==> flow/design.v <==
`timescale 1ns / 1ps
module debounce(pb_debounced, pb, clk);
    output pb_debounced;
    input pb;
    input clk;
    reg [3:0] DFF;
    always @(posedge clk) begin
        DFF[3:1] <= DFF[2:0];
        DFF[0] <= pb;
    end
    assign pb_debounced = (DFF == 4'b1111) ? 1'b1 : 1'b0;
endmodule
module button(clk, btn, rst_n);
    input clk;
    input btn;
    output reg rst_n;
    always @(posedge clk) begin
        rst_n <= ~btn;
    end
endmodule
module one_pulse(clk, signal, op);
    input clk;
    input signal;
    output reg op;
    reg delay;
    always @(posedge clk) begin
        if (signal == 1'b1 && delay == 1'b0)
            op <= 1'b1;
        else
            op <= 1'b0;
        delay <= signal;
    end
endmodule
`timescale 1ns / 1ps
module clock_divider(
    input clk,
    input rst_n,
    input [31:0] num,
    output reg clk_div
    );
    reg [31:0] count;
    wire enough;
    assign enough = count >= num - 32'd1;
    always @(posedge clk) begin
        if (~rst_n || !enough) begin
            clk_div <= 1'b0;
        end else begin            
            clk_div <= 1'b1;
        end
        if (~rst_n || enough) begin
            count <= 32'd0;
        end else begin            
            count <= count + 32'd1;
        end
    end
endmodule
`timescale 1ns / 1ps
module pulse_wave_gen(
    input clk,
    input rst,
    input sample_tick,
    input [15:0]wave_length,  
    input [6:0]amplitude,
    input [5:0] duty,
    output [7:0]out
    );
    wire [15:0] high_length;
    wire [15:0] low_length;
    assign high_length = (wave_length * duty) >> 6;
    assign low_length = wave_length - high_length;
    wire state_transition;
    reg state;
    reg [15:0]sample_count;
    parameter up = 1'b0;
    parameter down = 1'b1;
    always @(posedge clk) begin
        if (state_transition || ~rst) begin
            sample_count <= 16'd0;
        end else begin
            if (sample_tick) 
                sample_count <= sample_count + 16'd1;
            else
                sample_count <= sample_count;
        end
        if (~rst) begin
            state <= up;
        end else begin
            if (state_transition)
                state <= ~state;
            else
                state <= state;
        end
    end
    assign state_transition = (sample_count >= high_length && state == up) || (sample_count >= low_length && state == down);
    assign out = (state == down)? (8'd127 - amplitude) : (8'd127 + amplitude);
endmodule
`timescale 1ns / 1ps
module triangle_wave_gen(
    input clk,
    input rst,
    input sample_tick,
    input [15:0]wave_length,  
    input [6:0]amplitude,
    output [7:0]out
    );
    wire [15:0] first_half_length;
    wire [15:0] second_half_length;
    assign first_half_length = wave_length >> 1;
    assign second_half_length = wave_length - first_half_length;
    wire state_transition;
    reg state;
    reg [15:0]sample_count;
    parameter up = 1'b0;
    parameter down = 1'b1;
    always @(posedge clk) begin
        if (state_transition || ~rst) begin
            sample_count <= 16'd0;
        end else begin
            if (sample_tick) 
                sample_count <= sample_count + 16'd1;
            else
                sample_count <= sample_count;
        end
        if (~rst) begin
            state <= up;
        end else begin
            if (state_transition)
                state <= ~state;
            else
                state <= state;
        end
    end
    assign state_transition = (sample_count >= first_half_length && state == up) || (sample_count >= second_half_length && state == down);
    assign out = (state == up)? (sample_count * amplitude * 2 / first_half_length) + (8'd127 - amplitude) : ((second_half_length - sample_count)* amplitude * 2 / second_half_length) + (8'd127 - amplitude);
endmodule
`timescale 1ns / 1ps
module AD_envelope_gen(
    input clk,
    input rst,
    input sample_tick,
    input [15:0]attack_time,
    input [15:0]decay_time,
    input [6:0] amplitude,
    input note_pressed,
    output [7:0]envelope
    );
    wire note_start;
    one_pulse op1(clk, note_pressed, note_start);
    wire state_transition;
    reg [15:0] sample_count;
    reg [1:0] state;
    wire [1:0] next_state;
    parameter attack = 2'd0;
    parameter decay = 2'd1;
    parameter idle = 2'd2;
    assign state_transition = (sample_count >= attack_time && state == attack) || (sample_count >= decay_time && state == decay) || note_start;
    assign next_state = note_start ? attack : (state + 2'd1);
    always @(posedge clk) begin
        if (~rst) begin
            state <= idle;
        end else begin
            if (state_transition)
                state <= next_state;
            else
                state <= state;
        end
        if (~rst || state_transition) begin
            sample_count <= 16'd0;
        end else begin
            if (sample_tick) begin
                sample_count <= sample_count + 16'd1;
            end else begin
                sample_count <= sample_count;
            end
        end
    end
    reg [11:0] ve;
    always @(posedge clk) begin
        if (~rst) begin
            ve <= 8'd0;
        end else begin
            if (sample_tick) begin
                if (state == attack)
                    ve <= amplitude * sample_count / attack_time;
                else if (state == decay)
                    ve <= amplitude * (decay_time - sample_count) / decay_time;
                else
                    ve <= 8'd0;
            end else begin
                ve <= ve;
            end
        end
    end
    assign envelope = ve > 8'd255 ? 8'd255 : ve[7:0];
endmodule
`timescale 1ns / 1ps
module noise_gen(
    input clk,
    input rst,
    input clk_div,
    input [6:0] amplitude,
    output [7:0] out
    );
    reg [7:0] noise;
    always @(posedge clk) begin
        if (~rst) begin
            noise <= 8'd27;
        end else begin
            if (clk_div) begin
                noise[7] <= noise[6];
                noise[6] <= noise[5];
                noise[5] <= noise[4];
                noise[4] <= noise[3];
                noise[3] <= noise[2];
                noise[2] <= noise[1];
                noise[1] <= noise[0];
                noise[0] <= noise[3] ^ noise[7];
            end else begin
                noise <= noise;
            end
        end
    end
    assign out = ((noise * amplitude) / 16'd127) + 8'd127 - amplitude;
endmodule
`timescale 1ns / 1ps
module mixer(
    input clk,
    input rst,
    input sample_tick,
    input [7:0] in0,
    input [7:0] in1,
    input [7:0] in2,
    input [7:0] in3,
    output reg [7:0] out
    );
    reg [9:0] mixed_value;
    wire [7:0] next_value;
    wire [9:0] sum;
    assign sum = ((in0 + in1) + (in2 + in3));
    always @(posedge clk) begin
        if (~rst) begin
            mixed_value <= 10'd0;
            out <= 8'd127;
        end else begin
            mixed_value <= (sum > 10'd381)? sum - 10'd381 : 10'd0;
            out <= sample_tick ? next_value : out;
        end
    end
    assign next_value = (mixed_value > 10'd255)? 8'd255 : mixed_value[7:0];    
endmodule
`timescale 1ns / 1ps
module PWM_gen (
    input clk,
    input rst,
    input [7:0] duty,
    output reg PWM
);
reg [7:0] count;
always @(posedge clk) begin
    if (~rst) begin
        count <= 8'd0;
        PWM <= 1'b0;
    end else begin
        count <= count + 8'd1;
        if(count < duty)
            PWM <= 1'b1;
        else
            PWM <= 1'b0;
    end
end
endmodule
`timescale 1ns / 1ps
module synth_top(
    input clk,
    input rst,
    input btnL,
    input [15:0] sw,
    output [3:0] led,
	output pmod_1,	 
	output pmod_2,	 
	output pmod_4	 
    );
    wire trigger_noise;
    debounce dn(trigger_noise, btnL, clk);
    assign led = sw[3:0];
    assign pmod_2 = 1'd1;	 
    assign pmod_4 = 1'd1;	 
    wire sample_tick;
    wire noise_tick;
    wire rst_n;
    button br(clk, rst, rst_n);
    clock_divider cd(
        clk,
        rst_n,
        16'd1024,
        sample_tick
    );
    clock_divider cdn(
        clk,
        rst_n,
        {16'd0, 16'b1110_1110_0110_0001},
        noise_tick
    );
    wire wnotecd, wnotecd2;
    clock_divider cdnote(
        clk,
        rst_n,
        32'd250_000,
        wnotecd
    );
    clock_divider cdnote2(
        clk,
        rst_n,
        32'd125_000,
        wnotecd2
    );
    reg [15:0] pulse1_wave_len;
    reg [15:0] pulse2_wave_len;
    reg [15:0] tri_wave_len;
    parameter [0:31] score_amp1 = 32'b1111_1111_1111_1111_0000_0000_0000_0000;
    parameter [0:31] score_amp2 = 32'b1000_0010_1000_0000_0000_0000_0000_0000;
    reg [4:0] score_ptr;
    always @(posedge clk) begin
        if (score_ptr == 5'd0) begin
            pulse2_wave_len <= 16'd148;
        end else begin
            pulse2_wave_len <= 16'd187;
        end
        if (~rst_n) begin
            tri_wave_len <= 16'd1493;
        end else begin
            if (wnotecd) begin
                if (tri_wave_len == 16'd747) begin
                    tri_wave_len <= 16'd1493;
                end else begin
                    tri_wave_len <= 16'd747;
                end
            end else begin
                tri_wave_len <= tri_wave_len;
            end
        end
        if (~rst_n) begin
            pulse1_wave_len <= 16'd373;
        end else begin
            if (wnotecd2) begin
                if (pulse1_wave_len == 16'd373) begin
                    pulse1_wave_len <= 16'd333;
                end else if (pulse1_wave_len == 16'd333) begin
                    pulse1_wave_len <= 16'd296;
                end else if (pulse1_wave_len == 16'd296) begin
                    pulse1_wave_len <= 16'd249;
                end else begin
                    pulse1_wave_len <= 16'd373;
                end
            end else begin
                pulse1_wave_len <= pulse1_wave_len;
            end
        end
        if (~rst_n) begin
            score_ptr <= 5'd0;
        end else begin
            if (wnotecd2) begin
                score_ptr <= score_ptr + 5'd1;
            end else begin
                score_ptr <= score_ptr;
            end
        end
    end
    wire [7:0] pulse1_out;
    wire [7:0] pulse2_out;
    wire [7:0] triangle_out;
    wire [7:0] noise_out;
    wire [7:0] mixer_out;
    pulse_wave_gen pwg1(
        .clk(clk),
        .rst(rst_n),
        .sample_tick(sample_tick),
        .wave_length(pulse1_wave_len),  
        .amplitude(7'd7 * score_amp1[score_ptr]),
        .duty(31),
        .out(pulse1_out)
    );
    pulse_wave_gen pwg2(
        .clk(clk),
        .rst(rst_n),
        .sample_tick(sample_tick),
        .wave_length(pulse2_wave_len),  
        .amplitude(7'd15 * score_amp2[score_ptr]),
        .duty(8),
        .out(pulse2_out)
    );
    triangle_wave_gen twg(
        .clk(clk),
        .rst(rst_n),
        .sample_tick(sample_tick),
        .wave_length(tri_wave_len),  
        .amplitude(127),
        .out(triangle_out)
    );
    wire [7:0] noise_envelope;
    AD_envelope_gen noise_ad(
    .clk(clk),
    .rst(rst_n),
    .sample_tick(sample_tick),
    .attack_time(200),
    .decay_time(5000),
    .amplitude(127),
    .note_pressed(trigger_noise),
    .envelope(noise_envelope)
    );
    noise_gen ng(
        .clk(clk),
        .rst(rst_n),
        .clk_div(noise_tick),
        .amplitude(noise_envelope),
        .out(noise_out)
    );
    reg [7:0] pulse1;
    reg [7:0] pulse2;
    reg [7:0] triangle;
    reg [7:0] noise;
    always @(posedge clk) begin
        if (sw[3])
            pulse1 <= pulse1_out;
        else
            pulse1 <= 8'd127;
        if (sw[2])
            pulse2 <= pulse2_out;
        else
            pulse2 <= 8'd127;
        if (sw[1])
            triangle <= triangle_out;
        else
            triangle <= 8'd127;
        if (sw[0])
            noise <= noise_out;
        else
            noise <= 8'd127;
    end
    mixer mx(
        .clk(clk),
        .rst(rst_n),
        .sample_tick(sample_tick),
        .in0(pulse1),
        .in1(pulse2),
        .in2(triangle),
        .in3(noise),
        .out(mixer_out)
    );
    PWM_gen audio_out(
        .clk(clk),
        .rst(rst_n),
        .duty(mixer_out),
        .PWM(pmod_1)
    );
endmodule
# == Reports on synth_top ==
# Tool output for the design above before and after an edit, in the order of the flow.
# Lines under "orig" count in the file above, lines under "edited" in the edited file.
# "diff": "edited" minus "orig" as printed here. "change_rel_pct": 100 x difference / "orig".
# Not given: --
# inputs
top_module,synth_top
clock_port,clk
cell_library,sky130hd
pvt_corner,tt_025C_1v80

# == The edit ==
# Unified diff, file above to edited file.
# This change comes from a script, not from a designer. The edited design behaves differently; no optimisation was intended.
# begin of diff
@@ -132,5 +132,5 @@
     end
     assign state_transition = (sample_count >= first_half_length && state == up) || (sample_count >= second_half_length && state == down);
-    assign out = (state == up)? (sample_count * amplitude * 2 / first_half_length) + (8'd127 - amplitude) : ((second_half_length - sample_count)* amplitude * 2 / second_half_length) + (8'd127 - amplitude);
+    assign out = (state == up)? (sample_count * amplitude * 2 / first_half_length) + (8'd127 - amplitude) : ((second_half_length - sample_count)* amplitude * 2 - second_half_length) + (8'd127 - amplitude);
 endmodule
 `timescale 1ns / 1ps
# end of diff

# == Word-level counts ==
# Counts by Yosys on the flattened word-level netlist (proc, flatten, opt, wreduce; memories kept). Register bits leave out memories and registers merged into their read ports (data or address); mux counts leave out enables and synchronous resets folded into registers. Print and check cells are left out. Cells with the same type and inputs are merged into one.
# bits
item,orig,edited,diff,change_rel_pct
output_inout_bits,7,7,0,0.00
input_bits,19,19,0,0.00
regBits,332,332,0,0.00
wordCells,165,165,0,0.00
# op_classes
item,orig,edited,diff,change_rel_pct
multipliers,8,8,0,0.00
div_mod_pow,5,4,-1,-20.00
n_eq,6,6,0,0.00
shift,2,2,0,0.00
n_logic,7,7,0,0.00
reduce_logical,33,33,0,0.00
add_sub_neg,27,28,1,3.70
mux,20,20,0,0.00
compare,16,16,0,0.00
# ops
operator,orig,edited,diff,change_rel_pct
divider 32 x 16 -> 32 bit,1,0,-1,-100.00
multiplier 32 x 7 -> 31 bit (second input constant),1,0,-1,-100.00
multiplier 32 x 7 -> 7 bit (second input constant),0,1,1,--
subtractor 8 bit,0,1,1,--
logical OR 1 bit,17,17,0,0.00
logical AND 1 bit,9,9,0,0.00
two-way mux 1 bit,7,7,0,0.00
NOT 1 bit,6,6,0,0.00
adder 16 x 1 -> 16 bit (second input constant),4,4,0,0.00
adder 32 x 1 -> 32 bit (second input constant),4,4,0,0.00
zero test 1 bit,4,4,0,0.00
two-way mux 8 bit,4,4,0,0.00
equality test 16 x 9 -> 1 bit (second input constant),3,3,0,0.00
>= comparator 16 bit,3,3,0,0.00
two-way mux 9 bit,3,3,0,0.00
adder 8 x 8 -> 9 bit,2,2,0,0.00
multiplier 7 x 16 -> 16 bit (first input constant),2,2,0,0.00
two-way mux 12 bit,2,2,0,0.00
indexed select 32 x 6 -> 1 bit (first input constant),2,2,0,0.00
adder 10 bit,1,1,0,0.00
adder 2 x 1 -> 2 bit (second input constant),1,1,0,0.00
adder 5 x 1 -> 5 bit (second input constant),1,1,0,0.00
adder 7 x 4 -> 8 bit (first input constant),1,1,0,0.00
adder 7 x 5 -> 8 bit (first input constant),1,1,0,0.00
adder 8 x 1 -> 8 bit (second input constant),1,1,0,0.00
adder 8 x 7 -> 8 bit (second input constant),1,1,0,0.00
divider 16 x 13 -> 16 bit (second input constant),1,1,0,0.00
divider 16 x 7 -> 16 bit (second input constant),1,1,0,0.00
# The list need not be complete.

# == Depth ==
# Yosys ltp: most cells in a row. Word level: on the elaborated netlist, between registers, memories and ports. Mapped: between sequential cells and ports; inverters and the memories' decode and read muxes count.
# depth
item,orig,edited,diff,change_rel_pct
depth_word,6,6,0,0.00
ABC_AREA,0,0,--,--
mapped_depth,502,266,-236,-47.01
ltp_nobuf,467,245,-222,-47.54

# == Mapped cells and area ==
# Source: synth_stat.txt of the flow (Yosys; design flattened, memories mapped). It holds for the ABC_AREA given above (unset counts as 0); a run with the other value may have another netlist.
# synth_totals
item,orig,edited,diff,change_rel_pct
ff_cells,291,291,0,0.00
buffers,158,104,-54,-34.18
stdcells,6403,4886,-1517,-23.69
seqArea_um2,5825.6,5825.6,0.0,0.00
yosys_area_um2,51099.0,39437.8,-11661.2,-22.82
# by_type
cell,orig,edited,diff,change_rel_pct
sky130_fd_sc_hd__ha_1,783,509,-274,-34.99
sky130_fd_sc_hd__o21a_1,266,73,-193,-72.56
sky130_fd_sc_hd__nor3_1,296,139,-157,-53.04
sky130_fd_sc_hd__nand2_1,529,390,-139,-26.28
sky130_fd_sc_hd__a21oi_1,385,274,-111,-28.83
sky130_fd_sc_hd__o31ai_1,147,40,-107,-72.79
sky130_fd_sc_hd__inv_1,475,418,-57,-12.00
sky130_fd_sc_hd__a21o_1,127,70,-57,-44.88
sky130_fd_sc_hd__nor2_1,479,425,-54,-11.27
sky130_fd_sc_hd__mux2_2,86,40,-46,-53.49
sky130_fd_sc_hd__fa_1,240,195,-45,-18.75
sky130_fd_sc_hd__clkbuf_1,115,71,-44,-38.26
sky130_fd_sc_hd__o21ai_0,236,197,-39,-16.53
sky130_fd_sc_hd__or2_2,74,39,-35,-47.30
sky130_fd_sc_hd__or3_1,60,34,-26,-43.33
sky130_fd_sc_hd__nand3_1,123,144,21,17.07
sky130_fd_sc_hd__o21ai_1,36,19,-17,-47.22
sky130_fd_sc_hd__and4_1,23,9,-14,-60.87
# The list need not be complete.
# By module: a second synthesis without flattening, with its own total; a netlist apart from the flattened one above.
# hier_totals
item,orig,edited,diff,change_rel_pct
hier_cells,9683,9122,-561,-5.79
area_unflattened_um2,75215.9,70709.1,-4506.8,-5.99
# Each row is one instance without its submodules.
# modules_orig
module,n_inst,cells,mod_area_um2,mod_seq_area_um2
triangle_wave_gen,1,4647,33728.6,340.3
AD_envelope_gen,1,1855,14350.0,600.6
clock_divider,4,316,2687.6,660.6
pulse_wave_gen,2,488,4102.7,340.3
noise_gen,1,537,4264.1,160.2
mixer,1,193,1657.8,360.3
synth_top,1,145,1594.0,960.9
PWM_gen,1,56,499.2,180.2
debounce,1,5,88.8,80.1
one_pulse,1,3,53.8,40.0
button,1,2,23.8,20.0
# modules_edited
module,n_inst,cells,mod_area_um2,mod_seq_area_um2
triangle_wave_gen,1,4086,29148.0,340.3
AD_envelope_gen,1,1855,14350.0,600.6
clock_divider,4,318,2670.1,660.6
pulse_wave_gen,2,488,4102.7,340.3
noise_gen,1,540,4393.0,160.2
mixer,1,182,1672.9,360.3
synth_top,1,145,1594.0,960.9
PWM_gen,1,56,499.2,180.2
debounce,1,5,88.8,80.1
one_pulse,1,3,53.8,40.0
button,1,2,23.8,20.0

# == Timing after synthesis ==
# Source: OpenSTA report_checks on the synthesized netlist (no wires, ideal clock, input and output delay 20% of the period each), path of least setup slack; recovery checks are left aside. Register names are those of the netlist, which keeps one name where synthesis merged equal registers.
# synth_path
item,orig,edited,diff,change_rel_pct
path_kind,reg-to-reg,reg-to-reg,--,--
from,reg twg.state,reg twg.sample_count[8],--,--
to,reg triangle[0],reg triangle[0],--,--
n_path_buf,49,23,-26,-53.06
tclk_ns,100.0,100.0,0.0,0.00
arrival_ns,100.120,44.679,-55.441,-55.37
delay_ns,100.267,44.819,-55.448,-55.30
t_first_pin_ns,0.000,0.000,0.000,--
setup_time_ns,0.147,0.140,-0.007,--
setup_slack_ns,-0.267,55.181,55.448,--
required_time_ns,99.853,99.860,0.007,0.01
stages,471,253,-218,-46.28
synth_period_reached_ns,100.267,44.819,-55.448,-55.30
# "delay_ns" is the arrival time less input delay plus setup time.
# "stages" counts driving pins, that of a launching flip-flop among them; a cell with two outputs on the path counts twice.
# "synth_period_reached_ns" = period - worst setup slack (recovery checks aside). The figure is calculated, with input and output delays left at 20% of the set period.
# The rows between start and end are the longest chain of elaborated cells between them; the timing report does not say that the signal goes this way. Where chains are equally long, one stands for them.
# A line is the first line of the expression or statement that the cell stems from. Yosys adds cells for indexed reads and writes and turns some case tables into memories.
# A register here has more assigning lines than the two given.
# synth_via_orig
cell_sequence,sky130_fd_sc_hd__dfxtp_1 -> sky130_fd_sc_hd__buf_2 -> sky130_fd_sc_hd__clkbuf_1 -> sky130_fd_sc_hd__clkbuf_1 -> sky130_fd_sc_hd__clkbuf_1 -> sky130_fd_sc_hd__buf_1 -> sky130_fd_sc_hd__buf_1 -> sky130_fd_sc_hd__clkbuf_1 -> sky130_fd_sc_hd__mux2i_1 -> sky130_fd_sc_hd__ha_1 -> sky130_fd_sc_hd__o21a_1 -> sky130_fd_sc_hd__o21ai_0 -> sky130_fd_sc_hd__or3_1 -> sky130_fd_sc_hd__o211ai_1 -> sky130_fd_sc_hd__ha_1 -> sky130_fd_sc_hd__o211ai_1 -> sky130_fd_sc_hd__a31oi_1 -> sky130_fd_sc_hd__o21a_1 -> [435 not listed] -> sky130_fd_sc_hd__a21oi_1 -> sky130_fd_sc_hd__nor2b_1 -> sky130_fd_sc_hd__o21ai_0 -> sky130_fd_sc_hd__nand2b_1 -> sky130_fd_sc_hd__a21oi_1 -> sky130_fd_sc_hd__nor2b_1 -> sky130_fd_sc_hd__o21ai_0 -> sky130_fd_sc_hd__nand2b_1 -> sky130_fd_sc_hd__a21oi_1 -> sky130_fd_sc_hd__nor2b_1 -> sky130_fd_sc_hd__o21ai_0 -> sky130_fd_sc_hd__nand2b_1 -> sky130_fd_sc_hd__a211oi_1 -> sky130_fd_sc_hd__nand4_1 -> sky130_fd_sc_hd__nor2_1 -> sky130_fd_sc_hd__nand3_1 -> sky130_fd_sc_hd__a2111oi_0 -> sky130_fd_sc_hd__o2111ai_1
cells_between,1
lines_between,1
cone_classes,mux (1)
# synth_rtl_orig
item,line_no,text
start: declaration,111,reg state;
start: assignment,125,state <= up;
start: assignment,128,state <= ~state;
end: assignment,432,triangle <= triangle_out;
end: assignment,434,triangle <= 8'd127;
end: declaration,420,reg [7:0] triangle;
# orig: Chain of elaborated cells between the ends: none given.
# synth_via_edited
cell_sequence,sky130_fd_sc_hd__dfxtp_1 -> sky130_fd_sc_hd__fa_1 -> sky130_fd_sc_hd__fa_1 -> sky130_fd_sc_hd__inv_1 -> sky130_fd_sc_hd__fa_1 -> sky130_fd_sc_hd__inv_1 -> sky130_fd_sc_hd__fa_1 -> sky130_fd_sc_hd__ha_1 -> sky130_fd_sc_hd__buf_2 -> sky130_fd_sc_hd__a21oi_1 -> sky130_fd_sc_hd__o21ai_1 -> sky130_fd_sc_hd__a2111oi_0 -> sky130_fd_sc_hd__a21oi_1 -> sky130_fd_sc_hd__or4_1 -> sky130_fd_sc_hd__nand3_1 -> sky130_fd_sc_hd__ha_1 -> sky130_fd_sc_hd__nand3_1 -> sky130_fd_sc_hd__a21oi_1 -> [217 not listed] -> sky130_fd_sc_hd__a21o_1 -> sky130_fd_sc_hd__nand2b_1 -> sky130_fd_sc_hd__o211ai_4 -> sky130_fd_sc_hd__or4_1 -> sky130_fd_sc_hd__buf_2 -> sky130_fd_sc_hd__nor2_1 -> sky130_fd_sc_hd__a21oi_1 -> sky130_fd_sc_hd__ha_1 -> sky130_fd_sc_hd__a21oi_1 -> sky130_fd_sc_hd__nor2b_1 -> sky130_fd_sc_hd__o21ai_0 -> sky130_fd_sc_hd__nand2b_1 -> sky130_fd_sc_hd__a21oi_1 -> sky130_fd_sc_hd__nor2b_1 -> sky130_fd_sc_hd__nand3_1 -> sky130_fd_sc_hd__nor2_1 -> sky130_fd_sc_hd__o311ai_1 -> sky130_fd_sc_hd__a41oi_1
elab_chain_cells,3
cells_between,3
lines_between,1
cone_classes,mul (1); div (1); mux (1)
# synth_rtl_edited
item,line_no,text
start: declaration,112,reg [15:0]sample_count;
start: assignment,120,sample_count <= sample_count + 16'd1;
start: assignment,122,sample_count <= sample_count;
multiplier 16 x 7 -> 23 bit,134,assign out = (state == up)? (sample_count * amplitude * 2 / first_half_length) + (8'd127 - amplitude) : ((seco ...
divider 32 x 15 -> 32 bit,134,
two-way mux 8 bit,134,
end: assignment,432,triangle <= triangle_out;
end: assignment,434,triangle <= 8'd127;
end: declaration,420,reg [7:0] triangle;

# == Path in the finished layout ==
# From the final timing report of the runs of set A: the path of least setup slack in the routed layout; clock arrival at registers is part of the times.
# layout_path
item,orig,edited,diff,change_rel_pct
path_kind,reg-to-reg,reg-to-reg,--,--
from,reg tri_wave_len[8],reg twg.sample_count[8],--,--
to,reg triangle[0],reg triangle[0],--,--
required_time_ns,100.36,100.39,0.03,0.03
stages,468,223,-245,-52.35
tclk_ns,100.0,100.0,0.0,0.00
setup_slack_ns,6.29,46.40,40.11,--
t_first_pin_ns,0.56,0.54,-0.02,-3.57
arrival_ns,94.08,53.99,-40.09,-42.61
n_path_buf,24,1,-23,-95.83
setup_time_ns,0.18,0.15,-0.03,--
# The rows between start and end are the longest chain of elaborated cells between them; the timing report does not say that the signal goes this way. Where chains are equally long, one stands for them.
# A register here has more assigning lines than the two given.
# layout_via_orig
cell_sequence,sky130_fd_sc_hd__dfxtp_2 -> sky130_fd_sc_hd__clkinvlp_4 -> sky130_fd_sc_hd__buf_4 -> sky130_fd_sc_hd__ha_2 -> sky130_fd_sc_hd__ha_1 -> sky130_fd_sc_hd__a211oi_2 -> sky130_fd_sc_hd__o21ai_2 -> sky130_fd_sc_hd__o311ai_2 -> sky130_fd_sc_hd__buf_4 -> sky130_fd_sc_hd__nand2_4 -> sky130_fd_sc_hd__ha_1 -> sky130_fd_sc_hd__nor3_1 -> sky130_fd_sc_hd__a21oi_1 -> sky130_fd_sc_hd__ha_1 -> sky130_fd_sc_hd__o21a_1 -> sky130_fd_sc_hd__o21ai_1 -> sky130_fd_sc_hd__or2_2 -> sky130_fd_sc_hd__a21o_1 -> [432 not listed] -> sky130_fd_sc_hd__nor2b_1 -> sky130_fd_sc_hd__o21ai_0 -> sky130_fd_sc_hd__nand2b_1 -> sky130_fd_sc_hd__a21oi_1 -> sky130_fd_sc_hd__nor2b_1 -> sky130_fd_sc_hd__o21ai_0 -> sky130_fd_sc_hd__nand2b_1 -> sky130_fd_sc_hd__a21oi_1 -> sky130_fd_sc_hd__nor2b_1 -> sky130_fd_sc_hd__o21ai_0 -> sky130_fd_sc_hd__nand2b_1 -> sky130_fd_sc_hd__a211oi_1 -> sky130_fd_sc_hd__buf_4 -> sky130_fd_sc_hd__nand4_1 -> sky130_fd_sc_hd__nor2_1 -> sky130_fd_sc_hd__nand3_1 -> sky130_fd_sc_hd__a2111oi_4 -> sky130_fd_sc_hd__o2111ai_2
elab_chain_cells,5
cells_between,6
lines_between,2
cone_classes,add/sub (2); mul (1); div (2); mux (1)
# layout_rtl_orig
item,line_no,text
start: declaration,319,reg [15:0] tri_wave_len;
start: assignment,330,tri_wave_len <= 16'd1493;
start: assignment,339,tri_wave_len <= tri_wave_len;
subtractor 16 x 15 -> 16 bit,109,assign second_half_length = wave_length - first_half_length;
subtractor 16 x 16 -> 17 bit,134,assign out = (state == up)? (sample_count * amplitude * 2 / first_half_length) + (8'd127 - amplitude) : ((seco ...
multiplier 32 x 7 -> 31 bit,134,
divider 32 x 16 -> 32 bit,134,
two-way mux 8 bit,134,
end: assignment,432,triangle <= triangle_out;
end: assignment,434,triangle <= 8'd127;
end: declaration,420,reg [7:0] triangle;
# layout_via_edited
cell_sequence,sky130_fd_sc_hd__dfxtp_1 -> sky130_fd_sc_hd__fa_1 -> sky130_fd_sc_hd__fa_1 -> sky130_fd_sc_hd__inv_1 -> sky130_fd_sc_hd__fa_1 -> sky130_fd_sc_hd__inv_1 -> sky130_fd_sc_hd__fa_1 -> sky130_fd_sc_hd__ha_1 -> sky130_fd_sc_hd__a21oi_1 -> sky130_fd_sc_hd__o21ai_1 -> sky130_fd_sc_hd__a2111oi_0 -> sky130_fd_sc_hd__a21oi_1 -> sky130_fd_sc_hd__or4_1 -> sky130_fd_sc_hd__nand3_1 -> sky130_fd_sc_hd__ha_1 -> sky130_fd_sc_hd__and4_1 -> sky130_fd_sc_hd__nand3b_1 -> sky130_fd_sc_hd__mux2i_1 -> [187 not listed] -> sky130_fd_sc_hd__nor2_1 -> sky130_fd_sc_hd__a21oi_1 -> sky130_fd_sc_hd__ha_1 -> sky130_fd_sc_hd__o21a_1 -> sky130_fd_sc_hd__o21a_1 -> sky130_fd_sc_hd__o21ai_0 -> sky130_fd_sc_hd__nand2b_1 -> sky130_fd_sc_hd__a21o_1 -> sky130_fd_sc_hd__nand2b_1 -> sky130_fd_sc_hd__o211ai_4 -> sky130_fd_sc_hd__or4_1 -> sky130_fd_sc_hd__mux2_1 -> sky130_fd_sc_hd__ha_1 -> sky130_fd_sc_hd__nand2_1 -> sky130_fd_sc_hd__nand4_1 -> sky130_fd_sc_hd__a211o_1 -> sky130_fd_sc_hd__a2111oi_2 -> sky130_fd_sc_hd__a41oi_1
elab_chain_cells,3
cells_between,3
lines_between,1
cone_classes,mul (1); div (1); mux (1)
# layout_rtl_edited
item,line_no,text
start: declaration,112,reg [15:0]sample_count;
start: assignment,120,sample_count <= sample_count + 16'd1;
start: assignment,122,sample_count <= sample_count;
multiplier 16 x 7 -> 23 bit,134,assign out = (state == up)? (sample_count * amplitude * 2 / first_half_length) + (8'd127 - amplitude) : ((seco ...
divider 32 x 15 -> 32 bit,134,
two-way mux 8 bit,134,
end: assignment,432,triangle <= triangle_out;
end: assignment,434,triangle <= 8'd127;
end: declaration,420,reg [7:0] triangle;

# == Measured runs ==
# Runs of the flow (Yosys, OpenROAD) on both versions; the two runs of a pair have the same settings. The constraints put input and output delay at 20% of the set period each and load the outputs with 0.01 pF.
# flow_settings_set_A
CORE_UTILIZATION,40
period_ns,100.0
CAP_MARGIN,20
CORE_MARGIN,2
SLEW_MARGIN,20
# results_set_A
item,orig,edited,diff,change_rel_pct
design_die_area_um2,130621.0,101121.0,-29500.0,-22.58
worst_setup_slack_ns,6.288,46.400,40.112,--
timing.hold.ws_ns,0.346,0.340,-0.006,--
total_negative_slack_ns,0.000,0.000,0.000,--
post_route_util_frac,0.447,0.432,-0.015,--
period_reached_ns,93.712,53.600,-40.112,-42.80
power_mw,1.340,0.7780,-0.5620,-41.94
ys_area_um2,51099.0,39437.8,-11661.2,-22.82
# flow_settings_set_B
ABC_AREA,0
CELL_PAD_IN_SITES_DETAIL_PLACEMENT,2
CORE_UTILIZATION,33
CTS_CLUSTER_DIAMETER,73
MIN_ROUTING_LAYER,met1
SLEW_MARGIN,10
TNS_END_PERCENT,95
period_ns,129.0
CAP_MARGIN,20
CORE_MARGIN,2
# results_set_B
item,orig,edited,diff,change_rel_pct
design_die_area_um2,158010.0,122290.0,-35720.0,-22.61
worst_setup_slack_ns,7.912,68.273,60.361,--
timing.hold.ws_ns,0.349,0.366,0.017,--
total_negative_slack_ns,0.000,0.000,0.000,--
post_route_util_frac,0.358,0.361,0.003,--
period_reached_ns,121.088,60.727,-60.361,-49.85
power_mw,1.268,0.7441,-0.5239,-41.32
ys_area_um2,51099.0,39437.8,-11661.2,-22.82
# "period_reached_ns": clock period set for the run, less the worst setup slack. It is reckoned from that one timing run; input and output delays stay at 20% of the period that was set.
# "power_mw": no workload was simulated; the value follows from the tool's default switching activity.
